==> flow/design.v <==
`timescale 1ns / 1ps
module mux(in0, in1, select, out);
    input wire select; 
    input wire [7:0] in0;
    input wire [7:0] in1;
    output reg[7:0] out;
    always @(*)
    begin
        if(select == 0)
        begin
            out <= in0;
        end
        else begin
            out <= in1;
        end
    end
endmodule
`timescale 1ns / 1ps
module mux32bit(in0, in1, select, out);
    input wire select; 
    input wire [31:0] in0;
    input wire [25:0] in1;
    output reg[31:0] out;
    always @(*)
    begin
        if(select == 0)
        begin
            out <= in0;
        end
        else begin
            out <= {{6{1'b0}},in1};
        end
    end
endmodule 
`timescale 1ns / 1ps
module mux64bit(in0, in1, select, out);
    input wire select; 
    input wire [63:0] in0;
    input wire [63:0] in1;
    output reg[63:0] out;
    always @(*)
    begin
        if(select == 0)
        begin
            out <= in0;
        end
        else begin
            out <= in1;
        end
    end
endmodule 
`timescale 1ns / 1ps
module control_unit(
    input [31:0] instruction,
    output reg 	     TypeDetect,  
    output reg       ALUSrc,     
    output reg       MemToReg,   
    output reg       MemToVecReg,  
    output reg       RegWriteEnable,   
    output reg       VecRegWriteEnable,  
    output reg       VecWrite,    
    output reg       MemWrite,   
    output reg       Branch,     
    output reg [5:0] ALUOp,      
    output reg       Jump        
);
wire [5:0] opcode;
assign opcode = instruction [31:26];
reg [15:0]  controlSignal;
always @(*)
begin
    case (opcode)
    6'b000000: controlSignal = 16'b0010010000000000;  
    6'b000001: controlSignal = 16'b0010010000000010;  
    6'b000010: controlSignal = 16'b0010010000000100;  
    6'b000100: controlSignal = 16'b0010010000001000;  
    6'b000101: controlSignal = 16'b0010010000001010;  
    6'b000110: controlSignal = 16'b0010010000001100;  
    6'b001000: controlSignal = 16'b0010010000010000;  
    6'b001001: controlSignal = 16'b0010010000010010;  
    6'b001010: controlSignal = 16'b0010010000010100;  
    6'b001011: controlSignal = 16'b0010010000010110;  
    6'b010000: controlSignal = 16'b0100000000100000;  
    6'b010001: controlSignal = 16'b0100000000100010;  
    6'b010010: controlSignal = 16'b0100000000100100;  
    6'b001101: controlSignal = 16'b0011010000000000;  
    6'b001110: controlSignal = 16'b0011010000001000;  
    6'b001111: controlSignal = 16'b0011010000001100;  
    6'b100011: controlSignal = 16'b0011000010010110;  
    6'b011111: controlSignal = 16'b0011000010010100;  
    6'b101101: controlSignal = 16'b1001000000000000;  
    6'b101110: controlSignal = 16'b0001000100000000;  
    6'b100101: controlSignal = 16'b0001100000000000;  
    6'b100110: controlSignal = 16'b0001001000000000;  
    6'b101000: controlSignal = 16'b0011010000010100;  
    6'b110000: controlSignal = 16'b0000000011100001;  
    6'b101100: controlSignal = 16'b0000001100000000;  
    6'b101111: controlSignal = 16'b1000100000000000;  
    default:   controlSignal = 16'b0000000000000000;  
    endcase
end
always @(*)
    begin
	MemToVecReg = controlSignal[15];
	VecRegWriteEnable = controlSignal[14];
	TypeDetect = controlSignal[13];
        ALUSrc   = controlSignal[12];
        MemToReg = controlSignal[11];
        RegWriteEnable = controlSignal[10];
        MemWrite = controlSignal[9];
        VecWrite  = controlSignal[8];
        Branch   = controlSignal[7];
        ALUOp    = controlSignal[6:1];
        Jump     = controlSignal[0];
    end
endmodule
`timescale 1ns / 1ps
module ProgramCounter(
    input clk,
    input reset,
    input zero,
    input branch,
    input jump,
    input [31:0] regAddress,
    output reg [31:0] pc 
);
    wire [31:0] pcPlus4;
    wire [1:0] pcControl;
    assign pcPlus4 = pc + 4;
    assign pcControl = (jump | (branch==1 & zero == 1)) ? 2'b01 : 2'b00;
    always @(posedge clk)
    begin
        if(reset == 1)
            pc <= 32'h00000000;
        else
        begin
            case(pcControl)
                2'b01: pc <= regAddress;                                                     
                default: pc <= pcPlus4;                                                      
            endcase
        end
    end
endmodule
`timescale 1ns / 1ps
module Register_File(
        clk,
        read_addr1,
        read_addr2,
        read_data1,
        read_data2,
        write_addr,
        write_data,
        write_enable
    );
input wire clk;
input wire [4:0]  read_addr1;
input wire [4:0]  read_addr2;
input wire [4:0]  write_addr;
input wire [7:0] write_data;
input wire        write_enable;
output reg [7:0] read_data1;
output reg [7:0] read_data2;
    reg [7:0] Register_File [30:0];  
always @(*)
    begin
    read_data1 = 8'b00000000;
    read_data2 = 8'b00000000;
    if (read_addr1 != 5'b11111) begin
        read_data1 = Register_File[read_addr1];
    end 
    if (read_addr2 != 5'b11111) begin
        read_data2 = Register_File[read_addr2]; 
    end
    end
always @(posedge(clk))
    begin
    if (write_enable) begin
        if (write_addr != 5'b11111) begin
            Register_File[write_addr] <= write_data;   
        end
    end
   end
endmodule
`timescale 1ns / 1ps
module VectorRegisterFile(
        clk,
        read_data1,
        read_data2,
	read_addr1,
	read_addr2,
        write_data,
	write_addr,
        write_enable
    );
input wire clk;
input wire [63:0] write_data;
input wire        write_enable;
input wire [4:0] write_addr;
input wire [4:0] read_addr1;
input wire [4:0] read_addr2;
output reg [63:0] read_data1;
output reg [63:0] read_data2;
reg [63:0] Register_File [2:0];  
always @(*)
    begin
     read_data1 = {64{1'b0}};
     read_data2 = {64{1'b0}};
     if (read_addr1 < 5'd3) begin
	    read_data1 = Register_File[read_addr1[1:0]];
    	end	
     if (read_addr2 < 5'd3) begin
    	read_data2 = Register_File[read_addr2[1:0]];	
    	end
end
always @(posedge(clk))
    begin
        if (write_enable) begin
    	    if (write_addr < 5'd3) begin
    	        Register_File[write_addr[1:0]] <= write_data;  
    	    end 
        end
    end
endmodule
`timescale 1ns / 1ps
module ALU(clk,a, b, alufn, enable, otp, zero, overflow);
    input wire clk;
    input wire [7:0] a;
    input wire [7:0] b;
    input wire [5:0] alufn;  
    input wire 	     enable;
    output reg [7:0] otp;
    output reg zero;  
    output reg overflow;
    always @(*)
    begin
	otp = {8{1'b0}};
	zero = 1'b0;
	overflow = 1'b0;
	if(enable) begin
        casex(alufn)
            6'b0000xx: begin
        if(alufn[1:0] == 2'b00)
            begin  
                otp = a + b;
                zero = (otp==0)?1:0;
                if ((a >= 0 && b >= 0 && otp < 0) || (a < 0 && b < 0 && otp >= 0))
                    overflow = 1;
                else
                    overflow = 0;
            end
        else if(alufn[1:0] == 2'b01)  
            begin
                otp = a-b;
                zero = (otp==0)?1:0;
                if ((a >= 0 && b < 0 && otp < 0) || (a < 0 && b >= 0 && otp > 0))
                    overflow = 1;
                else
                    overflow = 0;
            end
        else if (alufn[1:0] == 2'b10)  
            begin
                otp = a*b;
                zero = (otp==0)?1:0;
                overflow = 0;
            end
    end
            6'b0001xx: begin
        case (alufn[1:0])
        2'b00:  
            begin
                otp = a & b;
                overflow = 0;
                zero = (otp==0)?1:0;
            end
        2'b01:  
            begin
                otp = a | b;
                overflow = 0;
                zero = (otp==0)?1:0;
            end
        2'b10:   
                begin
                    otp = a ^ b;
                    overflow = 0;
                    zero = (otp==0)?1:0;
                end
        endcase
    end
            6'b0010xx: begin
        case(alufn[1:0])
        2'b00:  
            begin
                otp = a<<b;
                zero = (otp == 0)?1:0;
                overflow = 0;
            end
        2'b01:  
            begin
                otp = a>>b;
                zero = (otp == 0)?1:0;
                overflow = 0;
            end
        2'b10:  
            begin
                otp = (a<b)? 1:0;
                zero = (otp == 0 && a!=b)?1:0;
                overflow = 0;
            end
	2'b11:  
	    begin
		otp = (a==b)?1:0;
		zero = (otp==0)?1:0;
		overflow = 0;
	    end
        endcase
    end
            default:
            begin 
                otp = {8{1'b0}};
            end
        endcase
    end
    else begin
	otp = {8{1'b0}};
	end
end
endmodule
module VPU(
    input wire clk,
    input wire [63:0] a,
    input wire [63:0] b,
    input wire 	      enable,
    input wire [5:0] opCode,  
    output reg [63:0] out);
    reg [31:0] temp;
    always @(*) begin
	out = {64{1'b0}};
	temp = {32{1'b0}};
	if (enable) begin
	case(opCode)
	6'b010000: begin
	out[7:0] = a[7:0] + b[7:0];
	out[15:8] = a[15:8] + b[15:8];
	out[23:16] = a[23:16] + b[23:16];
	out[31:24] = a[31:24] + b[31:24];
	out[39:32] = a[39:32] + b[39:32];
	out[47:40] = a[47:40] + b[47:40];
	out[55:48] = a[55:48] + b[55:48];
	out[63:56] = a[63:56] + b[63:56];
	end
	6'b010001: begin
	out[7:0] = a[7:0] - b[7:0];
	out[15:8] = a[15:8] - b[15:8];
	out[23:16] = a[23:16] - b[23:16];
	out[31:24] = a[31:24] - b[31:24];
	out[39:32] = a[39:32] - b[39:32];
	out[47:40] = a[47:40] - b[47:40];
	out[55:48] = a[55:48] - b[55:48];
	out[63:56] = a[63:56] - b[63:56];
	end
	6'b010010: begin
	temp[15:0] = a[7:0]*b[7:0];
	temp[31:16] = temp[15:0];
	temp[15:0] = a[15:8]*b[15:8];
	temp[31:16] = temp[31:16] + temp[15:0];
	temp[15:0] = a[23:16]*b[23:16];
	temp[31:16] = temp[31:16] + temp[15:0];
	temp[15:0] = a[31:24]*b[31:24];
	temp[31:16] = temp[31:16] + temp[15:0];
	temp[15:0] = a[39:32]*b[39:32];
	temp[31:16] = temp[31:16] + temp[15:0];
	temp[15:0] = a[47:40]*b[47:40];
	temp[31:16] = temp[31:16] + temp[15:0];
	temp[15:0] = a[55:48]*b[55:48];
	temp[31:16] = temp[31:16] + temp[15:0];
	temp[15:0] = a[63:56]*b[63:56];
	temp[31:16] = temp[31:16] + temp[15:0];
	out[7:0] = temp[23:16];
	end
endcase
end
else begin
out = {64{1'b0}};
end
end
endmodule
`timescale 1ns / 1ps
module CPU( input clk,
	input rst,
	input wire [31:0] inst,
	input wire [63:0]	main_memory_input_data_path,
	output reg[63:0] main_memory_output_data_path,
	output wire[31:0] pc_inst_addr,
	output wire		Vector_Write_Access, 
	output wire		Memory_Write_Access,
	output wire		Load_Vector_Flag,
	output wire 		Load_Word_Flag,
	output wire[11:0]	Main_Memory_Address
	);
	wire[31:0]	instruction;
    	wire[31:0]	reg_data1;
	reg[31:0]	temp_reg_data1;
	wire[5:0]		Opcode;
	wire		Branch_Control;
	wire		Jump_Control;
	wire		Word_Reg_Write_Enable;
	wire		Vect_Reg_Write_Enable;
	wire		Vector_vs_Word;
	wire		Reg_Imm_Flag;
	wire[4:0]	destination_reg;
	wire[4:0] 	source_reg1;
	wire[4:0] 	source_reg2;
	wire[7:0] 	operand1;
	wire[7:0]	temp_operand2;
	wire[7:0] 	operand2;
	wire[7:0] 	alu_output_word;
	wire[7:0]	data_to_wordreg;
	wire[63:0] 	vect_operand1;
	wire[63:0]	vect_operand2;
	wire[63:0]	vpu_vec_output;
	wire[63:0]	data_to_vec_reg;
	wire 		zero;
	wire		overflow;
	wire[63:0] 	vector_output_memory;
	wire[7:0]	word_output_memory;
	wire[63:0]	vector_input_memory;
	wire[7:0]	word_input_memory;
	wire		Reg_Address_Read;
ProgramCounter prc(.clk(clk),
	.reset(rst),
	.zero(zero),
	.branch(Branch_Control),
	.jump(Jump_Control),
	.regAddress(reg_data1),
	.pc(pc_inst_addr)
);
assign instruction = inst;
control_unit control_signal(.instruction(instruction),
	.ALUOp(Opcode),
	.VecWrite(Vector_Write_Access),
	.MemWrite(Memory_Write_Access),
	.Branch(Branch_Control),
	.Jump(Jump_Control),
	.RegWriteEnable(Word_Reg_Write_Enable),
	.VecRegWriteEnable(Vect_Reg_Write_Enable),
	.MemToVecReg(Load_Vector_Flag),
	.MemToReg(Load_Word_Flag),
	.TypeDetect(Vector_vs_Word),
	.ALUSrc(Reg_Imm_Flag)
);
mux32bit RegAddselect(.select(Jump_Control),
	.in0(temp_reg_data1),
	.in1(instruction[25:0]),
	.out(reg_data1)
);
assign destination_reg = instruction[25:21];
assign source_reg1 = instruction[20:16];
assign source_reg2 = instruction[15:11];
assign word_output_memory = main_memory_input_data_path[7:0];
assign vector_output_memory = main_memory_input_data_path;
assign Reg_Address_Read = Load_Word_Flag & Load_Vector_Flag;
mux DataToReg(.select(Load_Word_Flag),
	.in0(alu_output_word),
	.in1(word_output_memory),
	.out(data_to_wordreg)
);
mux64bit VectToReg(.select(Load_Vector_Flag),
	.in0(vpu_vec_output),
	.in1(vector_output_memory),
	.out(data_to_vec_reg)
);
Register_File reg_value_retrival_And_Update(.clk(clk),
		.read_addr1(source_reg1),
		.read_addr2(source_reg2),
		.read_data1(operand1),
		.read_data2(temp_operand2),
		.write_addr(destination_reg),
		.write_data(data_to_wordreg),
		.write_enable(((Word_Reg_Write_Enable & !Vect_Reg_Write_Enable) | Load_Word_Flag) & !Reg_Address_Read)
);
mux decision_between_immediate_reg(.select(Reg_Imm_Flag),
	.in0(temp_operand2),
	.in1(instruction[15:8]),
	.out(operand2)
);
VectorRegisterFile vect_value_retrival_And_Update(.clk(clk),
		.read_addr1(source_reg1),
		.read_addr2(source_reg2),
		.read_data1(vect_operand1),
		.read_data2(vect_operand2),
		.write_addr(destination_reg),
		.write_data(data_to_vec_reg),
		.write_enable(((Vect_Reg_Write_Enable & !Word_Reg_Write_Enable) | Load_Vector_Flag) & !Reg_Address_Read)
);
ALU alu(.clk(clk),
	.a(operand1), 
	.b(operand2), 	
	.alufn(Opcode), 
	.enable(Vector_vs_Word), 
	.otp(alu_output_word), 
	.zero(zero), 
	.overflow(overflow)
);
VPU vpu(.clk(clk),
	.a(vect_operand1),
	.b(vect_operand2),
	.enable((!Vector_vs_Word) & (Vect_Reg_Write_Enable)),
	.opCode(Opcode),
	.out(vpu_vec_output)
);
assign vector_input_memory = vect_operand1;
assign word_input_memory = operand1;
always @(posedge clk) begin
	if (Load_Word_Flag & !Memory_Write_Access & Load_Vector_Flag & !Vector_Write_Access) begin
		temp_reg_data1 <= main_memory_input_data_path[31:0];
	end
end
always @(*) 
    begin
    main_memory_output_data_path = {64{1'b0}};
    if(!Load_Word_Flag & Memory_Write_Access & !Load_Vector_Flag & !Vector_Write_Access) begin
	main_memory_output_data_path[63:8] = 56'h00000000000000;
        main_memory_output_data_path[7:0] = word_input_memory;
    end 
    else if (!Load_Word_Flag & !Memory_Write_Access & !Load_Vector_Flag & Vector_Write_Access) begin
	main_memory_output_data_path = vector_input_memory;
    end
    else if ((!Load_Word_Flag & Memory_Write_Access & !Load_Vector_Flag & Vector_Write_Access)) begin
	main_memory_output_data_path[63:32] = 32'h00000000;
	main_memory_output_data_path[31:0] = pc_inst_addr;
	end
end
assign Main_Memory_Address = instruction[11:0];
endmodule
# Step by step through the tools: CPU
# Module CPU before and after one edit of its RTL, step after step.
# "orig" refers to lines of the RTL above, "edited" to lines of the edited file.
# "change" is "edited" less "orig", of the values as shown; "change_rel_pct" is that difference over "orig", in percent.
# Operators carry their Yosys type and port widths (W data, S select, Z words).
# Library cell names are shortened.
# Not given: --
# setup
top	CPU
clock	clk
lib	sky130hd
pvt_corner	tt_025C_1v80

# Edit of the RTL
# The edit as a unified diff against the file above.
# This change comes from a script, not from a designer. The edited design behaves differently; no optimisation was intended.
# begin of diff
@@ -502,4 +502,5 @@
 	.overflow(overflow)
 );
+wire [63:0] vpu_vec_output_m, vpu_vec_output_s;
 VPU vpu(.clk(clk),
 	.a(vect_operand1),
@@ -507,6 +508,9 @@
 	.enable((!Vector_vs_Word) & (Vect_Reg_Write_Enable)),
 	.opCode(Opcode),
-	.out(vpu_vec_output)
-);
+	.out(vpu_vec_output_m)
+);
+VPU vpu_2 (.clk(clk), .a(~vect_operand1), .b(vect_operand2),
+    .enable((!Vector_vs_Word) & (Vect_Reg_Write_Enable)), .opCode(Opcode), .out(vpu_vec_output_s));
+assign vpu_vec_output = vpu_vec_output_m ^ vpu_vec_output_s;
 assign vector_input_memory = vect_operand1;
 assign word_input_memory = operand1;
# end of diff

# Word level
# Yosys after proc, flatten, opt, wreduce and memory -nomap, before mapping. Enables and synchronous resets that opt folds into registers are not counted as muxes. Memory bits, and registers merged into a memory's read port (data or address), are not among the register bits. Print and check cells are not counted. Equal cells are merged and count once.
# Yosys's memory passes give these memory sizes; they may raise the number of words (mostly to a power of two), join words into wider ones and drop unused or constant bits.
# bits
item	orig	edited	change	change_rel_pct
mem_bits_ro	1024	1024	0	0.00
reg_bits	64	64	0	0.00
memories	3	3	0	0.00
mem_bits_rw	440	440	0	0.00
elab_cells	165	207	42	25.45
# memory_table
item	orig	edited
mem_shapes	64 x 16 bit 1R0W; reg_value_retrival_And_Update.Register_File 31 x 8 bit 2R1W; vect_value_retrival_And_Update.Register_File 3 x 64 bit 2R1W	64 x 16 bit 1R0W; reg_value_retrival_And_Update.Register_File 31 x 8 bit 2R1W; vect_value_retrival_And_Update.Register_File 3 x 64 bit 2R1W
# classes
item	orig	edited	change	change_rel_pct
n_eq	14	14	0	0.00
n_mux	61	70	9	14.75
reduce_logical	21	21	0	0.00
shift	2	2	0	0.00
addsub	26	49	23	88.46
n_cmp	4	4	0	0.00
mul	9	17	8	88.89
bitwise	23	25	2	8.70
# op_table
op	orig	edited	change	change_rel_pct
$add A8 B8 Y8	16	31	15	93.75
$mul A8 B8 Y8	9	17	8	88.89
$sub A8 B8 Y8	9	17	8	88.89
$pmux W8 S2	7	14	7	100.00
$mux W64	7	8	1	14.29
$pmux W8 S3	3	4	1	33.33
$not A64 Y64	0	1	1	--
$xor A64 B64 Y64	0	1	1	--
# Unchanged operator kinds not shown: 32.

# Logic depth
# Yosys ltp: most cells in a row. Word level: on the elaborated netlist, between registers, memories and ports. Mapped: between sequential cells and ports; inverters and the memories' decode and read muxes count.
# logic_depth
item	orig	edited	change	change_rel_pct
ltp_word	16	17	1	6.25
ABC_AREA	0	0	--	--
depth_mapped	40	40	0	0.00

# Synthesis result
# The flow's flattened synthesis, as Yosys stat reports it; memories are mapped. The netlist is that of the ABC_AREA named above (0 if unset); the other value can give another one.
# mapped
item	orig	edited	change	change_rel_pct
ffs	504	504	0	0.00
sequential_area_mm2	0.0148142	0.0148142	0.0000000	0.00
mapped_area_mm2	0.0395154	0.0495588	0.0100434	25.42
mapped_cells	3655	4972	1317	36.03
# by_type
type	orig	edited	change	change_rel_pct
nor2_1	375	625	250	66.67
inv_1	335	549	214	63.88
ha_1	246	413	167	67.89
fa_1	172	329	157	91.28
xnor2_1	184	307	123	66.85
nand2b_1	92	178	86	93.48
nand2_1	338	392	54	15.98
mux4_2	105	57	-48	-45.71
mux2i_1	126	172	46	36.51
mux2_2	68	108	40	58.82
a21oi_1	89	119	30	33.71
o21bai_1	5	33	28	560.00
clkbuf_1	79	106	27	34.18
o211a_1	11	37	26	236.36
buf_2	42	66	24	57.14
nor2b_1	37	61	24	64.86
nand3_1	41	61	20	48.78
a22oi_1	28	48	20	71.43
# Unchanged cell types not shown: 9.
# The list need not be complete.
# The figures by module come from a second, unflattened synthesis with its own total; it is not the netlist above.
# hier_totals
item	orig	edited	change	change_rel_pct
hier_cells	3847	5422	1575	40.94
area_unflattened_mm2	0.0422468	0.0547938	0.0125470	29.70
# Rows give one instance, submodules left out.
# by_module_orig
module	n_inst	n_cells	area_mm2	mod_seq_area_mm2
Register_File	1	655	0.011775	0.0074471
VPU	1	1453	0.011775	0
VectorRegisterFile	1	726	0.0098482	0.0057655
ALU	1	447	0.0030242	0
ProgramCounter	1	228	0.0017792	0.0006406
CPU	1	146	0.001773	0.0009609
mux64bit	1	71	0.0010773	0
mux32bit	1	36	0.000483	0
control_unit	1	67	0.0004492	0
mux	2	9	0.0001314	0
# by_module_edited
module	n_inst	n_cells	area_mm2	mod_seq_area_mm2
VPU	2	1453	0.011745	0
Register_File	1	655	0.011775	0.0074471
VectorRegisterFile	1	726	0.0098482	0.0057655
ALU	1	441	0.0030554	0
CPU	1	274	0.0025737	0.0009609
ProgramCounter	1	228	0.0017792	0.0006406
mux64bit	1	71	0.0010773	0
mux32bit	1	36	0.000483	0
control_unit	1	67	0.0004492	0
mux	2	9	0.0001314	0

# Timing after synthesis
# Path of least setup slack by OpenSTA after synthesis, without wires, with an ideal clock, recovery checks aside; 20% of the period is set as input and as output delay. Where synthesis merged equal registers, the netlist keeps one of their names.
# synth_path
item	orig	edited	change	change_rel_pct
path_type	in2reg	in2reg	--	--
from	input inst[16]	input inst[12]	--	--
to	memory vect_value_retrival_And_Update.Register_File[0][7]	memory vect_value_retrival_And_Update.Register_File[0][7]	--	--
required_ps	11730	11737	7	0.06
launch_ps	2400	2400	0	0.00
n_path_buf	6	7	1	16.67
path_stages	36	34	-2	-5.56
delay_ps	8379	9220	841	10.04
period_ps	12000	12000	0	0.00
setup_slack_ps	1221	380	-841	--
arrival_time_ps	10509	11357	848	8.07
setup_time_ps	270	263	-7	--
period_less_setup_slack_ps	10779	11620	841	7.80
# "delay_ps" is the arrival time less input delay plus setup time.
# "path_stages" counts driving pins, that of a launching flip-flop among them; a cell with two outputs on the path counts twice.
# "period_less_setup_slack_ps" = period - worst setup slack (recovery checks aside). The figure is calculated, with input and output delays left at 20% of the set period.
# synth_via_orig
cell_sequence	buf_6 buf_6 buf_6 buf_4 buf_4 buf_6 a211oi_1 or3_1 inv_1 nand2b_1 fa_1 inv_1 fa_1 ha_1 fa_1 inv_1 fa_1 inv_1 fa_1 fa_1 fa_1 fa_1 inv_1 fa_1 inv_1 ha_1 o21ai_0 nand2b_1 a21o_1 a21oi_1 xnor2_1 xnor2_1 xnor2_1 xnor2_1 xnor2_1 o21ai_1
# synth_rtl_orig
item	line	rtl
start: declaration	390	input wire [31:0] inst,
end: declaration	203	reg [63:0] Register_File [2:0];
# orig: Chain of elaborated cells between the ends: none given.
# synth_via_edited
cell_sequence	buf_2 buf_6 buf_2 buf_2 buf_2 buf_1 o211a_1 clkbuf_1 nand2_1 fa_1 inv_1 fa_1 fa_1 fa_1 inv_1 fa_1 inv_1 fa_1 fa_1 fa_1 fa_1 inv_1 fa_1 inv_1 ha_1 a21o_1 a21oi_1 xnor3_1 xnor2_1 xnor2_1 xnor3_1 o21ai_1 o211ai_1 a32o_1
# synth_rtl_edited
item	line	rtl
start: declaration	390	input wire [31:0] inst,
end: declaration	203	reg [63:0] Register_File [2:0];
# edited: Chain of elaborated cells between the ends: none given.

# Timing after layout
# Path of least setup slack in the final report of each run of pair 1 (OpenROAD, finished layout, wires in). Where an end is a register, its clock arrival counts in the times.
# The path's times are printed in steps of 10 ps; the period is the one set.
# layout_path
item	orig	edited	change	change_rel_pct
path_type	in2reg	in2reg	--	--
from	input inst[20]	input inst[15]	--	--
to	memory vect_value_retrival_And_Update.Register_File[2][7]	memory vect_value_retrival_And_Update.Register_File[1][7]	--	--
setup_time_ps	260	250	-10	--
launch_ps	2400	2400	0	0.00
setup_slack_ps	1110	380	-730	--
arrival_time_ps	11300	12050	750	6.64
required_ps	12410	12430	20	0.16
period_ps	12000	12000	0	0.00
path_stages	30	33	3	10.00
n_path_buf	3	4	1	33.33
# layout_via_orig
cell_sequence	clkdlybuf4s50_1 buf_4 a2111oi_4 buf_12 and2_0 inv_1 nor2_1 fa_1 inv_1 fa_1 fa_1 inv_1 fa_1 fa_1 fa_1 fa_1 fa_1 fa_1 inv_1 fa_1 inv_1 ha_1 a21o_1 a21oi_1 xnor2_1 xnor2_1 xnor2_1 xnor2_1 xnor2_1 o21ai_1
# layout_rtl_orig
item	line	rtl
start: declaration	390	input wire [31:0] inst,
end: declaration	203	reg [63:0] Register_File [2:0];
# orig: Chain of elaborated cells between the ends: none given.
# layout_via_edited
cell_sequence	clkdlybuf4s50_1 buf_4 a2111oi_4 buf_6 buf_4 o211ai_1 nand2b_1 fa_1 inv_1 fa_1 inv_1 fa_1 inv_1 fa_1 fa_1 fa_1 fa_1 fa_1 fa_1 inv_1 fa_1 xnor2_1 xnor2_1 xnor2_1 xnor2_1 xnor2_1 xnor3_1 xnor2_1 xnor2_1 xnor3_1 o21ai_2 o211ai_1 a32o_1
# layout_rtl_edited
item	line	rtl
start: declaration	390	input wire [31:0] inst,
end: declaration	203	reg [63:0] Register_File [2:0];
# edited: Chain of elaborated cells between the ends: none given.

# Flow runs
# Runs of the flow (Yosys, OpenROAD) on both versions; the two runs of a pair have the same settings. The constraints put input and output delay at 20% of the set period each and load the outputs with 0.01 pF.
# settings_pair_1
CORE_UTILIZATION	40
period_ns	12.0
CAP_MARGIN	20
CORE_MARGIN	2
SLEW_MARGIN	20
# results_pair_1
item	orig	edited	change	change_rel_pct
clock_period_reached_ps	10886	11620	734	6.74
post_synth_area_mm2	0.0395154	0.0495588	0.0100434	25.42
cell_area_final_mm2	0.0451283	0.0575464	0.0124181	27.52
final_die_area_mm2	0.101318	0.126729	0.025411	25.08
final_hold_ws_ps	499	503	4	--
finish.utilization_frac	0.46	0.467	0.007	--
setup_ws_ps	1114	380	-734	--
design_power_mw	4.722	6.208	1.486	31.47
tns_ps	0	0	0	--
# settings_pair_2
CELL_PAD_IN_SITES_GLOBAL_PLACEMENT	2
CORE_ASPECT_RATIO	1.7
CORE_MARGIN	9
CORE_UTILIZATION	33
CTS_CLUSTER_SIZE	40
GPL_ROUTABILITY_DRIVEN	0
PLACE_DENSITY	0.43
SETUP_SLACK_MARGIN	1.68
period_ns	7.28
CAP_MARGIN	20
SLEW_MARGIN	20
# results_pair_2
item	orig	edited	change	change_rel_pct
clock_period_reached_ps	9529	10019	490	5.14
post_synth_area_mm2	0.0395154	0.0495588	0.0100434	25.42
cell_area_final_mm2	0.0522301	0.0635297	0.0112996	21.63
final_die_area_mm2	0.132966	0.164947	0.031981	24.05
final_hold_ws_ps	523	506	-17	--
finish.utilization_frac	0.439	0.426	-0.013	--
setup_ws_ps	-2249	-2739	-490	--
design_power_mw	8.397	11.444	3.047	36.29
tns_ps	-40701	-33670	7031	--
# "clock_period_reached_ps" = clock period - worst setup slack. The figure is calculated, with input and output delays left at 20% of the set period.
# By "design_power_mw" is meant OpenSTA's value without simulated activity: inputs other than the clock are taken to toggle once in ten clock periods, and the tool carries that through the logic.
